==> flow/design.v <==
`timescale 1ns/10ps
module flex_counter
  #(
    parameter NUM_CNT_BITS = 4
    )
  (
   input wire 			   clk,
   input wire 			   n_rst,
   input wire 			   clear,
   input wire 			   count_enable,
   input wire [(NUM_CNT_BITS-1):0] rollover_val,
   output reg [(NUM_CNT_BITS-1):0] count_out,
   output reg 			   rollover_flag
   );
   reg [(NUM_CNT_BITS-1):0] temp_count_out;
   reg 			    temp_rollover_flag;
   always_ff @ (posedge clk, negedge n_rst)
     begin
	if (n_rst == 1'b0)  
	  begin
	     count_out <= '0;
	     rollover_flag <= 1'b0;
	  end
	else
	  begin
	     count_out <= temp_count_out;
	     rollover_flag <= temp_rollover_flag;
	  end
     end  
   always_comb				 
     begin
	temp_count_out = count_out;
	if (clear == 1'b1)
	  begin
	     temp_count_out = '0;
	  end
	else
	  begin
	     if (count_enable == 1'b1)
	       begin
		  temp_count_out = temp_count_out + 1'b1;
		  if (temp_count_out > rollover_val)
		    begin
		       temp_count_out = 1'b1;
		    end
	       end
	  end  
     end  
   always_comb				 
     begin
	temp_rollover_flag = rollover_flag;
	if (clear == 1'b1)
	  begin
	     temp_rollover_flag = 1'b0;
	  end
	else
	  begin
	     if (temp_count_out == rollover_val)
	       begin
		  temp_rollover_flag = 1'b1;
	       end
	     else
	       begin
		  temp_rollover_flag = 1'b0;
	       end
	  end  
     end  
endmodule  
module flex_pts_sr
  #(
    parameter NUM_BITS =4,
    parameter SHIFT_MSB = 1'b1
    )
   (
    input wire 		      clk, n_rst, shift_enable, load_enable,
    input wire [NUM_BITS-1:0] parallel_in,
    output reg 		      serial_out
    );
   reg [NUM_BITS-1:0] 	      parallel;
   reg [NUM_BITS-1:0] 	      parallel_nxt;
   reg 			      serial;
   reg 			      x;
   always_comb
     begin
	if(load_enable)
	  begin
	     parallel_nxt = parallel_in;
	     serial_out = parallel_nxt[NUM_BITS - 1];
	  end
	else
	  begin
	     if(shift_enable)
	       begin
		  if(SHIFT_MSB ==1 )begin
		     parallel_nxt = {parallel[NUM_BITS-2:0],1'b1};
		     serial_out = parallel[NUM_BITS-2];
		  end
		  else
		    begin
		       parallel_nxt= {1'b1,parallel[NUM_BITS-1:1]};
		       serial_out = parallel[0];
		    end
	       end
	     else
	       begin
		  parallel_nxt = parallel;
		  serial_out = 1;
	       end  
	  end
     end  
   always_ff @(posedge clk, negedge n_rst)
     begin
	if(n_rst == 0 )
	  begin
	     parallel <= '1;
	  end
	else
	  begin
	     parallel<= parallel_nxt;
	  end
     end  
   endmodule
`timescale 1ns/10ps
module flex_stp_sr
  #(
    parameter NUM_BITS = 4,
    parameter SHIFT_MSB = 1
    )
  (
   input wire clk,
   input wire n_rst,
   input wire shift_enable,
   input wire serial_in,
   output reg [(NUM_BITS-1):0] parallel_out
   );
   integer 		       i;
   always_ff @ (posedge clk, negedge n_rst)
     begin
	if (n_rst == 1'b0)
	  begin
	     for (i = 0; i < NUM_BITS; i = i + 1)
	       begin
		  parallel_out[i] <= 1;
	       end
	  end
	else
	  begin
             if (shift_enable == 1)
	       begin
		  if (SHIFT_MSB == 1)
		    begin
		       for (i = (NUM_BITS - 1); i > 0; i = i - 1)
			 begin
			    parallel_out[i] <= parallel_out[i - 1];
			 end
		       parallel_out[0] <= serial_in;
		    end
		  else
		    begin
		       for (i = 0; i < (NUM_BITS - 1); i = i + 1)
			 begin
			    parallel_out[i] <= parallel_out[i + 1];
			 end
		       parallel_out[NUM_BITS - 1] <= serial_in;
		    end
	       end  
	  end  
     end  
endmodule  
module tx_sr
  (
   input 	clk,
   input 	n_rst,
   input 	tx_enable,
   input 	load_enable,
   input [31:0] tx_data,
   output reg 	tx_out
   );
   flex_pts_sr #(32, 1) TX_SR
     (
      .clk(clk),
      .n_rst(n_rst),
      .shift_enable(tx_enable),
      .load_enable(load_enable),
      .parallel_in(tx_data),
      .serial_out(tx_out)
      );
endmodule  
module rx_sr
  (
   input 	     clk,
   input 	     n_rst,
   input 	     rx_enable,
   input wire 	     can_bus_data,
   output reg [31:0] rx_data
   );
   flex_stp_sr #(32, 1) RX_SR
     (
      .clk(clk),
      .n_rst(n_rst),
      .shift_enable(rx_enable),
      .serial_in(can_bus_data),
      .parallel_out(rx_data)
      );
endmodule  
module can_crc
  (
   input wire	     data,
   input wire	     crc_en,
   input wire	     clk,
   input wire 	     n_rst,
   output reg [14:0] crc_out
   );
   wire 	 crc_next;
   wire [14:0] 	 crc_temp;
   assign crc_temp = {crc_out[13:0],data};
   always_ff @ (posedge clk, negedge n_rst)
     begin
	if (n_rst == 1'b0)
	  begin
	     crc_out <= '0;
	  end
	else if (crc_en)
	  begin	 
	       crc_out <= crc_temp ^ 15'b0100010110011001;
	  end
     end  
endmodule  
`timescale 1ns / 10ps
module arbitration
  #(localparam [10:0] id = 11'b10101010000)
  (
   input wire clk,
   input wire n_rst,
   input wire rxd,
   input wire arbitration_start,
   output reg win,
   output reg loose 	     
   );
   reg 		     clear;
   wire     count_enable;
   reg 	[3:0]	     count_out;
   reg 		     rollover_flag;
   reg 		     tracking;
   assign count_enable = (arbitration_start && !tracking);
   flex_counter FLEX_COUNTER 
   (
    .clk(clk),
    .n_rst(n_rst),
    .clear(clear),
    .count_enable(count_enable),
    .rollover_val(4'b1010),
    .count_out(count_out),
    .rollover_flag(rollover_flag)
    );
   reg 		     winph;
   reg 		     looseph;
   reg 		     trackingph;
always_comb
  begin
     winph = win;
     looseph = loose;
     trackingph = tracking;
     clear = 0;
     if(arbitration_start)
       begin
     if(id[10-count_out] != rxd && tracking ==0)  
       begin
	  if(id[10-count_out] == 1) 
	    begin
	       trackingph = 1;
	       looseph = 1;
	       clear = 1;
	    end
	  else if(rxd == 1)
	    begin
	       trackingph = 1;
	       winph = 1;
	       clear = 1;
	    end
       end
     if(tracking ==1)
       begin
	  winph = 0;
	  looseph = 0;
	  clear = 1;
       end
       end  
     else
       begin
	  trackingph = 0;
       end  
  end
   always_ff @ (posedge clk, negedge n_rst)
     begin
	if(n_rst == 0)
	  begin
	     win <=0;
	     loose<=0;
	     tracking<=0;
	  end
	else
	  begin
	     win<=winph;
	     loose<=looseph;
	     tracking<=trackingph;
	  end  
     end  
endmodule  
`timescale 1ns / 10ps
module acceptance_filter
  (
   input wire 	clk,
   input wire 	n_rst,
   input wire 	enable,
   input wire 	rxd ,
   input [14:0] crc_calculated,
   output wire 	correct  
   );
   reg 		     clear;
   reg     count_enable;
   reg 	[3:0]	     count_out;
   reg 		     rollover_flag;
   reg 		     tracking;
   flex_counter FLEX_COUNTER 
   (
    .clk(clk),
    .n_rst(n_rst),
    .clear(clear),
    .count_enable(count_enable),
    .rollover_val(4'b1110),
    .count_out(count_out),
    .rollover_flag(rollover_flag)
    );
   reg 		     correctph;
   reg 		     trackingph;
   reg 		     correct1;
   assign correct = (count_out == 14 && correct1);
always_comb
  begin
     trackingph = tracking;
     correctph = 1;
     clear = 0;
     count_enable = 1;
     if(tracking) 
       correctph = 0;
     if(enable && tracking==0)  
       begin
	  clear = 0;
	  correctph = 1;
	  if(crc_calculated[14-count_out] !=rxd)
	    begin
	       correctph = 0;
	       trackingph =1;	       
	    end
       end
     if(!enable)
       begin
	  trackingph = 0;
	  count_enable = 0;
	  clear = 1;
       end
  end  
   always_ff @ (posedge clk, negedge n_rst)
     begin
	if(n_rst == 0)
	  begin
	     tracking<=0;
	     correct1<= 0;
	  end
	else
	  begin
	     correct1 <= correctph;
	     tracking<=trackingph;
	  end  
     end  
endmodule  
`timescale 1ns / 10ps
module can_register
  (
   input wire 	     clk,
   input wire 	     n_rst,
   input wire [31:0] command,
   input wire 	     rxd,
   output reg 	     txd, 
   output reg 	     write_fifo,
   output reg 	     read_fifo,
   output reg [31:0] send_data
   );
   typedef enum      bit [2:0] {SOF, ARBITRATION, CONTROL, DATA, CRC, ACK, EOF} stateType;
   stateType state;
   stateType next_state;
   reg [31:0] 	     rx_data;
   reg 		     rx_enable;
   reg 		     win_lose;
   reg 		     arbitration_start;
   reg 		     crc_enable;
   reg [14:0] 	     crc;
   reg 		     af_enable;
   reg 		     correct;
   reg 		     load_enable;
   reg [31:0] 	     send_data_to_tx;
    reg 		     tx_enable;
   reg [5:0] 	     num_bits;
   reg 		     clear;
   reg 		     count_enable;
   reg [5:0] 	     count_out;
   reg 		     rollover_flag;
   reg [5:0] 	     rollover_val;
 reg [31:0] send_dataph;
   reg [31:0] 	     temp_rx_data;
   wire 		     store_data;
   assign store_data = (state == CRC && count_out == 0);
   always_ff @ (negedge clk)
     begin
	if (n_rst == 1'b0)
	  begin
	     temp_rx_data <= '0;
	  end
	else
	  begin
	     if( store_data)
	       temp_rx_data   <=rx_data;
	  end  
     end  
   reg 	WRITE_CANph;
   reg 	WRITE_CAN;
   acceptance_filter ACCEPT
     (
      .clk(clk),
      .n_rst(n_rst),
      .rxd(rxd),
      .crc_calculated(crc),
      .correct(correct),
      .enable(af_enable)
      );
   wire data_for_crc;
   assign data_for_crc = (WRITE_CAN)? txd : rxd;
   can_crc CRC_module
     (
      .data(data_for_crc),
      .crc_en(crc_enable),
      .clk(clk),
      .n_rst(n_rst),
      .crc_out(crc)
      );
   flex_counter #(6) FLEX_COUNTER
   (
    .clk(clk),
    .n_rst(n_rst),
    .clear(clear),
    .count_enable(count_enable),
    .rollover_val(rollover_val),
    .count_out(count_out),
    .rollover_flag(rollover_flag)
    );
   tx_sr TX_SR
     (
      .clk(clk),
      .n_rst(n_rst),
      .tx_enable(tx_enable),
      .load_enable(load_enable),
      .tx_data(send_data_to_tx),
      .tx_out(txd)
      );
   rx_sr RX_SR
     (
      .clk(clk),
      .n_rst(n_rst),
      .rx_enable(rx_enable),
      .can_bus_data(rxd),
      .rx_data(rx_data)
      );
   arbitration ARBITRATION_module
     (
      .clk(clk),
      .n_rst(n_rst),
      .rxd(rxd),
      .arbitration_start(arbitration_start),
      .win(win),
      .loose(loose)
      );
   wire [31:0]	data_stored_commandph;
   reg 	[31:0]data_stored_command;
   reg 	      sync1; 
   reg 	      sync2;
   reg 	      sync;
   wire       sync_final;
   assign sync_final = (sync1 || sync2);
   assign data_stored_commandph = (sync2) ? command : data_stored_command;
   always_ff @ (posedge clk, negedge n_rst)
     begin
	if (n_rst == 1'b0)
	  begin
	     sync1 <= 0;
	     sync2<=0;
	     state <= SOF;
		send_data <= '0;
	     WRITE_CAN<= 1;
	  end
	else
	  begin
	     sync1<= sync;
	     sync2<= sync1;
	     send_data<= send_dataph;
	     WRITE_CAN<= WRITE_CANph;
	     state <= next_state;
	  end
     end  
   always_ff @( negedge clk)
     begin
	if(n_rst == 1'b0)
	  data_stored_command<= '1;
	else
	  data_stored_command<= data_stored_commandph;
       end
   always_comb
     begin
	next_state = state;
	case(state)
	  SOF:
	    begin
		 next_state = ARBITRATION;
	    end
	  ARBITRATION:
	    begin
	       if (count_out == 10)
		 next_state = CONTROL;
	       else
		 next_state = ARBITRATION;
	    end
	  CONTROL:
	    begin
	       if (count_out == 7)
		 next_state = DATA;
	       else
		 next_state = CONTROL;
	    end
	  DATA:
	    begin
	       if (count_out == 31)
		 next_state = CRC;
	       else
		 next_state = DATA;   
	    end
	  CRC:
	    begin
	       if (count_out == 14)
		 next_state = ACK;
	       else
		 next_state = CRC;
	    end
	  ACK:
	    begin
		 next_state = EOF;
	    end
	  EOF:
	    begin
		 next_state = SOF;
	    end
	endcase  
     end  
   always_comb
     begin
	load_enable = 1'b0;
	send_data_to_tx = '0;
	arbitration_start = 1'b0;
	clear = 1'b0;
	count_enable = 1'b0;
	rollover_val = '0;
	tx_enable = 1'b1;
	rx_enable = 1'b1;
	crc_enable = 1'b0;
	read_fifo = 1'b0;
	write_fifo = 1'b0;
	af_enable = 1'b0;
	WRITE_CANph = WRITE_CAN;
	sync = 0;
	send_dataph = send_data;
	case(state)
	  SOF:
	    begin
	       count_enable = 1'b1;
	       rollover_val = 1;
	       if (count_out == 0)
		 begin
		    load_enable = 1'b1;
		    tx_enable = 1'b1;
		    rx_enable = 1'b1;
		    count_enable = 1'b0;
		    clear = 1'b1;
		 end
	    end  
	  ARBITRATION:
	    begin
	       count_enable = 1'b1;
	       rollover_val = 10;
	       tx_enable = 1;
	       rx_enable = 1;
	       arbitration_start = 1'b1;
	       if (count_out == 0)
		 begin
		    load_enable = 1'b1;
		    tx_enable = 1'b1;
		    rx_enable = 1'b1;
		    send_data_to_tx = { 31'b0101010000000000000000000000000};
		 end
	       else if (count_out != 10)
		   begin
		      if (win)
			begin
			   count_enable = 1'b1;
			   clear = 1'b0;
			   read_fifo = 1'b1;
			   WRITE_CANph = 1;
			   sync = 1;
			end
		      else if (loose)
			begin
			   count_enable = 1'b1;
			   clear = 1'b0;
			   WRITE_CANph = 0;			   
			end
		      else
			begin
			   tx_enable = 1'b1;
			   rx_enable = 1'b1;
			   clear = 1'b0;
			end
		   end
		 else
		   begin
		      count_enable = 1'b0;
		      clear = 1'b1;
		   end
	    end  
	  CONTROL:
	    begin
		send_dataph = '0;	
	       count_enable = 1'b1;
	       rollover_val = 7;
	       if (count_out == 0)
		 begin
		    load_enable = 1'b1;
		    tx_enable = 1'b1;
		    rx_enable = 1'b1;
		    send_data_to_tx = { 31'b00100000000000000000000000000000};
		 end
	       else
		 begin
		    if (count_out != 7)
		      begin
			 tx_enable = 1'b1;
			 rx_enable = 1'b1;
			 send_data_to_tx = {31'b00100000000000000000000000000000};
		      end
		    else
		      begin
			 read_fifo = 1'b0;
			 count_enable = 1'b0;
			 clear = 1'b1;
		      end
		 end  
	    end  
	  DATA:
	    begin	  
	       count_enable = 1'b1;
	       rollover_val = 31;
	       crc_enable = 1'b1;
	        if (count_out == 0)
		 begin
		    load_enable = 1'b1;
		    tx_enable = 1'b1;
		    rx_enable = 1'b1;
		    send_data_to_tx = data_stored_command;
		 end
	       else
		 begin
		    if (count_out != 31)
		      begin
			 tx_enable = 1'b1;
			 rx_enable = 1'b1;
		      end
		    else
		      begin
			 count_enable = 1'b0;
			 clear = 1'b1;
		      end
		 end  
	    end  
	  CRC:
	    begin
	       count_enable = 1'b1;
	       rollover_val = 14;
	       send_data_to_tx = crc<<17;
	       if(count_out >= 1)
		  af_enable = 1'b1;
	       if (count_out == 0)
		 begin
		    load_enable = 1'b1;
		    tx_enable = 1'b1;
		    rx_enable = 1'b1;
		 end
	       else
		 begin
		    if (count_out != 14)
		      begin
			 tx_enable = 1'b1;
			 rx_enable = 1'b1;
		      end
		    else
		      begin
			 tx_enable = 1;
			 count_enable = 1'b0;
			 clear = 1'b1;
		      end  
		 end  
	    end  
	  ACK:
	    begin
	       af_enable = 1'b0;
	       count_enable = 1'b1;
	       rollover_val = 1;
	       if (count_out == 0)
		 begin
		    load_enable = 1'b1;
		    tx_enable = 1'b1;
		    rx_enable = 1'b1;
		    count_enable = 1'b0;
		    clear = 1'b1;
		    if (correct == 1'b1)
		      begin
			 send_data_to_tx = 8'h00000000;
			 send_dataph = temp_rx_data;
			 write_fifo = 1'b1;
		      end
		    else
		      send_data_to_tx = 8'h00;
		 end
	    end  
	  EOF:
	    begin
	       count_enable = 1'b1;
	       rollover_val = 1;
	       if (count_out == 0)
		 begin
		    load_enable = 1'b1;
		    tx_enable = 1'b1;
		    rx_enable = 1'b1;
		    send_data_to_tx = '0;
		    count_enable = 1'b0;
		    clear = 1'b1;
		 end
	    end  
	endcase  
     end  
endmodule  
module Sensor_FIFO_storage
(
	input wire write_clk,
	input wire read_clk,
	input wire n_rst,
	input wire write_command,
	input wire read_command,
	input wire [31:0] write_data,
	output reg fifo_full,
	output reg fifo_empty,
	output reg [31:0] read_data
);
reg write_enable;
reg read_enable;
reg [3:0] write_pointer;
reg [3:0] read_pointer;
logic FIFO_write;
reg read_clear, read_corner_clear;
reg write_clear, write_corner_clear;
reg [7:0][31:0] data;
flex_counter #(4) READ_COUNTER (.clk(read_clk), .n_rst(n_rst), .count_enable(read_enable), .rollover_val(4'd8), .count_out(read_pointer), .clear(read_clear | read_corner_clear));
flex_counter #(4) WRITE_COUNTER (.clk(write_clk), .n_rst(n_rst), .count_enable(write_enable), .rollover_val(4'd8), .count_out(write_pointer), .clear(write_clear | write_corner_clear));
always_comb begin
	write_enable = 0;
	if(write_command) begin
		if(!fifo_full | (fifo_full && ((write_pointer + 1) == read_pointer)))		 
			write_enable = 1;
		else
			write_enable = 0;
	end
end
always_comb begin
	read_enable = 0;
	if(read_command) begin
		if(!fifo_empty)
			read_enable = 1;
		else
			read_enable = 0;
	end
end
always_ff @(posedge write_clk) begin
	if(n_rst == 0) begin
		data[0] <= 32'h0;		 
		data[1] <= 32'h0;
		data[2] <= 32'h0;
		data[3] <= 32'h0;
		data[4] <= 32'h0;
		data[5] <= 32'h0;
		data[6] <= 32'h0;
		data[7] <= 32'h0;
	end
	else begin
		if(FIFO_write && !write_pointer[3])	 
			data[write_pointer[2:0]] <= write_data;
	end
end
always_comb begin
	fifo_empty = 0;
	read_corner_clear = 0;
	write_corner_clear = 0;
	if((read_pointer == write_pointer)) begin
		fifo_empty = 1;
		if(read_pointer != 0) begin
			read_corner_clear = 1;
			write_corner_clear = 1;
		end
	end
end
always_comb begin
	fifo_full = 0;
	if((write_pointer == 4'd8 && read_pointer == 0) || ((write_pointer + 1) == read_pointer))
		fifo_full = 1;
end
assign FIFO_write = !fifo_full;
always_comb begin
	read_clear = 0;
	write_clear = 0;
	if(write_pointer == 4'd8 && read_pointer != 4'd0)	 
		write_clear = 1;
	if(read_pointer == 4'd8)
		read_clear = 1;
end
always_comb begin
	if(fifo_empty || read_pointer[3])	 
		read_data = 0;
	else
		read_data = data[read_pointer[2:0]];
end
endmodule 
module Command_FIFO_storage
(
	input wire write_clk,
	input wire read_clk,
	input wire n_rst,
	input wire write_command,
	input wire read_command,
	input wire [31:0] write_data,
	output reg fifo_full,
	output reg fifo_empty,
	output reg [31:0] read_data
);
reg write_enable;
reg read_enable;
reg [3:0] write_pointer;
reg [3:0] read_pointer;
logic FIFO_write;
reg read_clear, read_corner_clear;
reg write_clear, write_corner_clear;
reg [7:0][31:0] data;
flex_counter #(4) READ_COUNTER (.clk(read_clk), .n_rst(n_rst), .count_enable(read_enable), .rollover_val(4'd8), .count_out(read_pointer), .clear(read_clear | read_corner_clear));
flex_counter #(4) WRITE_COUNTER (.clk(write_clk), .n_rst(n_rst), .count_enable(write_enable), .rollover_val(4'd8), .count_out(write_pointer), .clear(write_clear | write_corner_clear));
always_comb begin
	write_enable = 0;
	if(write_command) begin
		if(!fifo_full | (fifo_full && ((write_pointer + 1) == read_pointer)))	 
			write_enable = 1;
		else
			write_enable = 0;
	end
end
always_comb begin
	read_enable = 0;
	if(read_command) begin
		if(!fifo_empty)
			read_enable = 1;
		else
			read_enable = 0;
	end
end
always_ff @(posedge write_clk) begin
	if(n_rst == 0) begin		 
		data[0] <= 32'h0;
		data[1] <= 32'h0;
		data[2] <= 32'h0;
		data[3] <= 32'h0;
		data[4] <= 32'h0;
		data[5] <= 32'h0;
		data[6] <= 32'h0;
		data[7] <= 32'h0;
	end
	else begin	
		if(FIFO_write && !write_pointer[3])	 
			data[write_pointer[2:0]] <= write_data;
	end
end
always_comb begin
	fifo_empty = 0;
	read_corner_clear = 0;
	write_corner_clear = 0;
	if((read_pointer == write_pointer)) begin
		fifo_empty = 1;
		if(read_pointer != 0) begin
			read_corner_clear = 1;
			write_corner_clear = 1;
		end
	end
end
always_comb begin
	fifo_full = 0;
	if((write_pointer == 4'd8 && read_pointer == 0) || ((write_pointer + 1) == read_pointer))
		fifo_full = 1;
end
assign FIFO_write = !fifo_full;
always_comb begin
	read_clear = 0;
	write_clear = 0;
	if(write_pointer == 4'd8 && read_pointer != 4'd0)	 
		write_clear = 1;
	if(read_pointer == 4'd8)
		read_clear = 1;
end
always_comb begin
	if(fifo_empty || read_pointer[3])	 
		read_data = 0;
	else
		read_data = data[read_pointer[2:0]];
end
endmodule 
module Control_Unit
(
	input clk, n_rst,
	input logic [15:0] command_data, address,
	input logic renable, wenable,
	input logic [2:0] data_size, burst_size,
	output logic [31:0] sensor_data,
	output logic slave_wait,
	input logic sensor_fifo_full, sensor_fifo_empty,
	output logic sensor_read, sensor_write,
	input logic command_fifo_full, command_fifo_empty,
	output logic command_read, command_write,
	input logic [31:0] command_rdata, sensor_rdata,
	output logic [31:0] command_wdata, sensor_wdata,
	input logic [31:0] rx_data,
	input logic read_fifo,
	input logic write_fifo,
	output logic [31:0] tx_data
);
localparam CAN_BUS_READY = 1'b1;
localparam CAN_BUS_BUSY = 1'b0;
typedef enum bit [3:0] {IDLE, CHECK_SENSOR_FIFO, CHECK_COMMAND_FIFO, READ_SENSOR, WRITE_SENSOR, READ_COMMAND, WRITE_COMMAND, NO_SENSOR_DATA, NO_COMMAND_DATA, COMMAND_FULL, WAIT_STATE} stateType;
stateType state, next_state, current, next;
always_ff @ (posedge clk, negedge n_rst) begin
	if(n_rst == 1'b0) begin
		state <= IDLE;
		current <= IDLE;
	end
	else begin
		current <= next;
		state <= next_state;
	end
end
always_comb begin
	tx_data = 32'hFFFFFFFF;
	command_read = 0;
	command_write = 0;
	sensor_read = 0;
	sensor_write = 0;
	sensor_data = 32'h0;
	slave_wait = 1;
	command_wdata = 32'h0;
	sensor_wdata = 32'h0;
	next_state = state;
	next = current;
	case(state) 
		IDLE: begin
			if(write_fifo)
				next_state = WRITE_SENSOR;
			else if(read_fifo)
				next_state = CHECK_COMMAND_FIFO;
			else begin
				next_state = IDLE;
				slave_wait = 1;
			end
		end
		CHECK_COMMAND_FIFO: begin
			slave_wait = 0;
			if(command_fifo_empty)
				next_state = NO_COMMAND_DATA;
			else
				next_state = READ_COMMAND;
		end
		NO_COMMAND_DATA: begin
			next_state = IDLE;
			command_read = 0;
			slave_wait = 0;
		end
		READ_COMMAND: begin
			command_read = 1;
			tx_data = command_rdata;
			next_state = WAIT_STATE;
		end
		WRITE_SENSOR: begin
			sensor_write = 1;
			sensor_wdata = rx_data;
			next_state = WAIT_STATE;
		end
		WAIT_STATE: begin
			if(!read_fifo)
				next_state = IDLE;
			else
				next_state = WAIT_STATE;
			slave_wait = 0;
		end
	endcase
	case(current)
		IDLE: begin
			slave_wait = 0;
			if(wenable)
				next = CHECK_COMMAND_FIFO;
			else if(renable)
				next = CHECK_SENSOR_FIFO;
			else
				next = IDLE;
		end
		CHECK_COMMAND_FIFO: begin
			if(command_fifo_full) begin
				slave_wait = 1;
				next = COMMAND_FULL;
			end
			else
				next = WRITE_COMMAND;
		end
		CHECK_SENSOR_FIFO: begin
			if(sensor_fifo_empty) begin
				slave_wait = 1;
				next = NO_SENSOR_DATA;
			end
			else 
				next = READ_SENSOR;
		end
		COMMAND_FULL: begin
			command_write = 0;
			slave_wait = 1;
			if(renable)
				next = CHECK_SENSOR_FIFO;
			else
				next = IDLE;
		end
		WRITE_COMMAND: begin
			command_write = 1;
			command_wdata = {address, command_data};
			if(renable)
				next = CHECK_SENSOR_FIFO;
			else
				next = IDLE;
			slave_wait = 1;
		end
		NO_SENSOR_DATA: begin
			sensor_read = 0;
			slave_wait = 1;
			if(wenable)
				next = CHECK_COMMAND_FIFO;
			else
				next = IDLE;
		end
		READ_SENSOR: begin
			sensor_read = 1;
			slave_wait = 1;
			sensor_data = sensor_rdata;
			if(wenable)
				next = CHECK_COMMAND_FIFO;
			else
				next = IDLE;
		end	
	endcase
end
endmodule 
module AHB_Slave
#(
	parameter BASE_ADDRESS = 32'h0,
	parameter NUMBER_OF_ADDRESSES = 32		 
)
(
	input logic HCLK, HRESETn, HWRITE, HSEL,
	input logic [31:0] HADDR, HWDATA,
	input logic [1:0] HTRANS,
	input logic [2:0] HBURST, HSIZE,
	output logic [31:0] HRDATA,
	output logic HRESP, HREADYOUT,
	input logic [31:0] sensor_data,
	input logic slave_wait,
	output logic [15:0] command_data, address,
	output logic renable, wenable,
	output logic [2:0] data_size, burst_size
);
localparam ADDRESS_MAX = BASE_ADDRESS + NUMBER_OF_ADDRESSES - 1;
localparam IDLE_TRANS = 2'b00;		 
localparam BUSY_TRANS = 2'b01;		 
localparam NONSEQ_TRANS = 2'b10;	 
localparam SEQ_TRANS = 2'b11;		 
localparam SINGLE_BURST = 3'b000;
localparam INCR_BURST = 3'b001;
localparam WRAP4_BURST = 3'b010;
localparam INCR4_BURST = 3'b011;
localparam WRAP8_BURST = 3'b100;
localparam INCR8_BURST = 3'b101;
localparam WRAP16_BURST = 3'b110;
localparam INCR16_BURST = 3'b111;
localparam SLAVE_OKAY = 1'b0;
localparam SLAVE_ERROR = 1'b1;
localparam SLAVE_READY = 1'b1;
localparam SLAVE_NOTREADY = 1'b0;
typedef enum bit [2:0] {IDLE, READ, WRITE, FIRST_ERROR, SECOND_ERROR} stateType;
stateType state, next_state;
logic [4:0] burst_counter;  
always_ff @ (posedge HCLK, negedge HRESETn) begin
	if(HRESETn == 0) begin
		state <= IDLE;
		burst_counter <= 0;
	end
	else begin
		state <= next_state;
		if(HTRANS == NONSEQ_TRANS)	 
			burst_counter <= 1;
		else if(HTRANS == SEQ_TRANS)
			burst_counter <= burst_counter + 1;
		else
			burst_counter <= burst_counter;
	end
end
always_comb begin
	next_state = state;
	case(state)
		IDLE: begin		 
			if(HSEL) begin
				if((HADDR[14:0] > ADDRESS_MAX) || (HTRANS != NONSEQ_TRANS))
					next_state = FIRST_ERROR;
				else if(HWRITE)
					next_state = WRITE;
				else 
					next_state = READ;
			end
			else
				next_state = IDLE;
		end
		READ: begin
			if(HTRANS == BUSY_TRANS)		 
				next_state = READ;
			else if(HSEL) begin
				if(HADDR[14:0] > ADDRESS_MAX)
					next_state = FIRST_ERROR;
				else if(HSEL && HWRITE && HTRANS == NONSEQ_TRANS)
					next_state = WRITE;
				else if(HSEL && ~HWRITE)
					next_state = READ;
				else
					next_state = FIRST_ERROR;
			end
			else
				next_state = IDLE;
		end
		WRITE: begin			 
			if(HTRANS == BUSY_TRANS)
				next_state = WRITE;
			else if(HSEL) begin
				if(HADDR[14:0] > ADDRESS_MAX)
					next_state = FIRST_ERROR;
				else if(HSEL && ~HWRITE && HTRANS == NONSEQ_TRANS)
					next_state = READ;
				else if(HSEL && HWRITE)
					next_state = WRITE;
				else
					next_state = FIRST_ERROR;
			end
			else
				next_state = IDLE;
		end
		FIRST_ERROR: begin			 
			next_state = SECOND_ERROR;
		end
		SECOND_ERROR: begin
			next_state = IDLE;
		end
	endcase
end
assign HRESP = ((state == FIRST_ERROR) || (state == SECOND_ERROR))? SLAVE_ERROR : SLAVE_OKAY;
assign HRDATA = sensor_data;
assign command_data = HWDATA[15:0];
assign HREADYOUT = ((state == FIRST_ERROR)? 1'b0 : ((state == SECOND_ERROR)? 1'b0 : ~slave_wait));
assign address = {HADDR[31], HADDR[14:0]};
assign burst_size = HBURST;
assign data_size = HSIZE;
assign renable = (state == READ && HTRANS != BUSY_TRANS);
assign wenable = (state == WRITE && HTRANS != BUSY_TRANS);
endmodule 
module AHB2CAN_top
(
	input logic HCLK, HRESETn, HWRITE, HSEL,
	input logic [31:0] HADDR, HWDATA,
	input logic [1:0] HTRANS,
	input logic [2:0] HBURST, HSIZE,
	output logic [31:0] HRDATA,
	output logic HRESP, HREADYOUT,
	input logic rx_data,
	output logic tx_data
);
reg [31:0] sensor_data;
reg [15:0] address, command_data;
reg slave_wait, renable, wenable;
reg [2:0] data_size, burst_size;
reg sensor_fifo_full, sensor_fifo_empty, sensor_read, sensor_write, command_fifo_full, command_fifo_empty, command_read, command_write;
reg [31:0] command_rdata, sensor_rdata, command_wdata, sensor_wdata;
reg read_fifo, write_fifo;
reg [31:0] CAN_rx_data, CAN_tx_data;
AHB_Slave AHBS (.HCLK(HCLK), 
		.HRESETn(HRESETn), 
		.HWRITE(HWRITE),
		.HSEL(HSEL),
		.HADDR(HADDR),
		.HWDATA(HWDATA),
		.HTRANS(HTRANS),
		.HBURST(HBURST),
		.HSIZE(HSIZE),
		.HRDATA(HRDATA),
		.HRESP(HRESP),
		.HREADYOUT(HREADYOUT),
		.sensor_data(sensor_data),
		.address(address),
		.command_data(command_data),
		.slave_wait(slave_wait),
		.renable(renable),
		.wenable(wenable),
		.data_size(data_size),
		.burst_size(burst_size)
);
Control_Unit CU(.clk(HCLK),
		.n_rst(HRESETn),
		.command_data(command_data),
		.address(address),
		.renable(renable),
		.wenable(wenable),
		.data_size(data_size),
		.burst_size(burst_size),
		.sensor_data(sensor_data),
		.slave_wait(slave_wait),
		.sensor_fifo_full(sensor_fifo_full),
		.sensor_fifo_empty(sensor_fifo_empty),
		.command_fifo_full(command_fifo_full),
		.command_fifo_empty(command_fifo_empty),
		.sensor_read(sensor_read),
		.sensor_write(sensor_write),
		.command_read(command_read),
		.command_write(command_write),
		.command_rdata(command_rdata),
		.command_wdata(command_wdata),
		.sensor_rdata(sensor_rdata),
		.sensor_wdata(sensor_wdata),
		.rx_data(CAN_rx_data),
		.read_fifo(read_fifo),
		.write_fifo(write_fifo),
		.tx_data(CAN_tx_data)
);
Sensor_FIFO_storage SFIFO      (.write_clk(HCLK),
				.read_clk(HCLK),
				.n_rst(HRESETn),
				.write_command(sensor_write),
				.read_command(sensor_read),
				.write_data(sensor_wdata),
				.fifo_full(sensor_fifo_full),
				.fifo_empty(sensor_fifo_empty),
				.read_data(sensor_rdata)
);
Command_FIFO_storage CFIFO     (.write_clk(HCLK),
				.read_clk(HCLK),
				.n_rst(HRESETn),
				.write_command(command_write),
				.read_command(command_read),
				.write_data(command_wdata),
				.fifo_full(command_fifo_full),
				.fifo_empty(command_fifo_empty),
				.read_data(command_rdata)
);
can_register CANbus    (.clk(HCLK),
			.n_rst(HRESETn),
			.command(CAN_tx_data),
			.rxd(rx_data),
			.txd(tx_data),
			.write_fifo(write_fifo),
			.read_fifo(read_fifo),
			.send_data(CAN_rx_data)
);
endmodule 		 
From RTL to reports: AHB2CAN_top

The steps from the RTL of AHB2CAN_top to its reports follow in flow order.
Line numbers count from 1 in the design file above.
Operators carry their Yosys type and port widths (W data, S select, Z words).
The mark - stands for no value.

Design top: AHB2CAN_top
Clock input: HCLK
Library: sky130hd
Library corner: tt_025C_1v80

Elaborated design

Counts by Yosys on the flattened word-level netlist (proc, flatten, opt, wreduce; memories kept). Register bits leave out memories and registers merged into their read ports (data or address). Print and check cells are left out.

Register bits: 738
Input bits: 77
Cells after elaboration: 381

Add/subtract/negate cells: 13
$lt $le $gt $ge: 9
Equal/unequal tests: 52
Shifts and indexed selects: 8
Mux-type cells: 156
Bitwise logic cells: 18
Reductions and logical operators: 67

Operator list:

| cell                        | count |
| $and A256 B256 Y256         | 2 |
| $or A256 B256 Y256          | 2 |
| $shiftx A256 B9 Y32         | 2 |
| $not A256 Y256              | 2 |
| $shift A32 B33 Y256         | 2 |
| $shift A32 B33 Y256 const A | 2 |
| $mux W32                    | 10 |
| $pmux W32 S4                | 1 |
| $mux W4                     | 23 |
| $mux W1                     | 90 |
| $neg A8 Y33                 | 2 |
| $eq A32 B4 Y1               | 2 |
| $pmux W32 S2                | 1 |
| $mux W30                    | 2 |
| $pmux W4 S5                 | 2 |
| $mux W3                     | 12 |
| $eq A4 B4 Y1 const B        | 8 |
| $mux W31                    | 1 |
| $pmux W5 S5                 | 1 |
| $add A4 B1 Y4 const B       | 6 |
| $gt A4 B4 Y1 const B        | 6 |
| $reduce_bool A2 Y1          | 11 |
| $pmux W3 S7                 | 1 |
| $logic_and A1 B1 Y1         | 19 |
| $mux W6                     | 3 |
| $eq A4 B3 Y1 const B        | 4 |
| $logic_not A4 Y1            | 4 |
| $gt A15 B5 Y1 const B       | 1 |

Not listed: further kinds 46, cells in them 101.

Logic depth

Longest topological path by Yosys (ltp), each cell counted once; first at word level (registers and memories cut), then after technology mapping (sequential cells cut; the memories' decode and read muxes count).

Depth after elaboration: 10
ABC_AREA: 0
Depth in mapped cells: 12
Gate-level depth less buffers: 11

Synthesis result

The flow's flattened synthesis, as Yosys stat reports it; memories are mapped. The netlist is that of the ABC_AREA named above (0 if unset); the other value can give another one.
Totals and module areas in this step are rounded.

Standard cells after synthesis: 2802
Cell area after synthesis: 31100 sq um
Flip-flop cells: 749

Cells by type:

| cell                      | count |
| sky130_fd_sc_hd__dfxtp_1  | 576 |
| sky130_fd_sc_hd__mux4_2   | 131 |
| sky130_fd_sc_hd__dfrtp_1  | 105 |
| sky130_fd_sc_hd__a32o_1   | 256 |
| sky130_fd_sc_hd__dfstp_2  | 68 |
| sky130_fd_sc_hd__a22o_1   | 187 |
| sky130_fd_sc_hd__nand2_1  | 285 |
| sky130_fd_sc_hd__clkbuf_1 | 212 |
| sky130_fd_sc_hd__mux2i_1  | 68 |
| sky130_fd_sc_hd__nor2_1   | 171 |
| sky130_fd_sc_hd__a22oi_1  | 78 |
| sky130_fd_sc_hd__o21ai_0  | 107 |
| sky130_fd_sc_hd__ha_1     | 33 |
| sky130_fd_sc_hd__a21oi_1  | 74 |
| sky130_fd_sc_hd__o22a_1   | 34 |
| sky130_fd_sc_hd__nand3_1  | 52 |
| sky130_fd_sc_hd__buf_1    | 55 |
| sky130_fd_sc_hd__inv_1    | 44 |

Other cell types: 54; their cells: 266.
The figures by module come from a second, unflattened synthesis with its own total; it is not the netlist above.

Cell total of the unflattened synthesis: 3733
Area total of the unflattened synthesis: 36900 sq um

Each row is one instance without its submodules.

Modules:

| module                         | instances | cells | area (sq um) |
| Command_FIFO_storage           | 1         | 1060  | 11000 |
| Sensor_FIFO_storage            | 1         | 1147  | 10900 |
| can_register                   | 1         | 427   | 4280 |
| flex_counter #(NUM_CNT_BITS=4) | 4         | 68    | 598 |
| flex_pts_sr                    | 1         | 138   | 1520 |
| flex_stp_sr                    | 1         | 68    | 1390 |
| Control_Unit                   | 1         | 179   | 1360 |
| flex_counter                   | 2         | 72    | 592 |
| AHB_Slave                      | 1         | 105   | 847 |
| flex_counter #(NUM_CNT_BITS=6) | 1         | 87    | 729 |
| can_crc                        | 1         | 39    | 587 |
| acceptance_filter              | 1         | 45    | 435 |
| arbitration                    | 1         | 22    | 205 |
| AHB2CAN_top                    | 1         | 0     | 0.0 |

Modules not listed: 2.

Ticket comment

Flow measurements of AHB2CAN_top on sky130hd: 3 stored runs with different settings, listed in no order. Input and output delays are each 20% of the period that was set; the output load is 0.01 pF.
"power": no workload was simulated; the value follows from the tool's default switching activity.
Values from the reports are rounded here.
Settings: . = not set for that run.
A result given as . is not shown for that run.

| setting or result                       | job 1 | job 2 | job 3 |
| CELL_PAD_IN_SITES_GLOBAL_PLACEMENT      | 3     | 0     | 0     |
| GPL_TIMING_DRIVEN                       | 0     | .     | .     |
| HOLD_SLACK_MARGIN                       | 0.27  | 0.18  | 0.18  |
| MIN_ROUTING_LAYER                       | met2  | met2  | met2  |
| SLEW_MARGIN                             | 5     | 20    | 20    |
| TNS_END_PERCENT                         | 50    | .     | .     |
| period_ns                               | 10.0  | 7.18  | 7.18  |
| CAP_MARGIN                              | 20    | 20    | 20    |
| CORE_MARGIN                             | 2     | 3     | 9     |
| CORE_UTILIZATION                        | 40    | 50    | 66    |
| ABC_AREA                                | .     | 1     | 1     |
| CELL_PAD_IN_SITES_DETAIL_PLACEMENT      | .     | 2     | 2     |
| CTS_CLUSTER_SIZE                        | .     | 71    | 71    |
| MAX_ROUTING_LAYER                       | .     | met4  | met4  |
| PLACE_DENSITY_LB_ADDON                  | .     | 0.14  | 0.14  |
| CORE_ASPECT_RATIO                       | .     | .     | 0.62  |
| standard-cell area after layout (sq um) | 36000 | .     | .     |
| smallest hold slack (ps)                | 354   | .     | .     |
| post-route utilization (%)              | 46.7  | .     | .     |
| worst slack on setup checks (ps)        | 704   | .     | .     |
| die footprint (sq um)                   | 80000 | .     | .     |
| area of the synthesized netlist (sq um) | 31100 | .     | .     |
| power (mW)                              | 6.45  | .     | .     |
| sum of negative setup slack (ps)        | 0     | .     | .     |

Job 2: stopped before the end: placement reported DPL-0033
Job 3: stopped before the end: placement reported DPL-0033
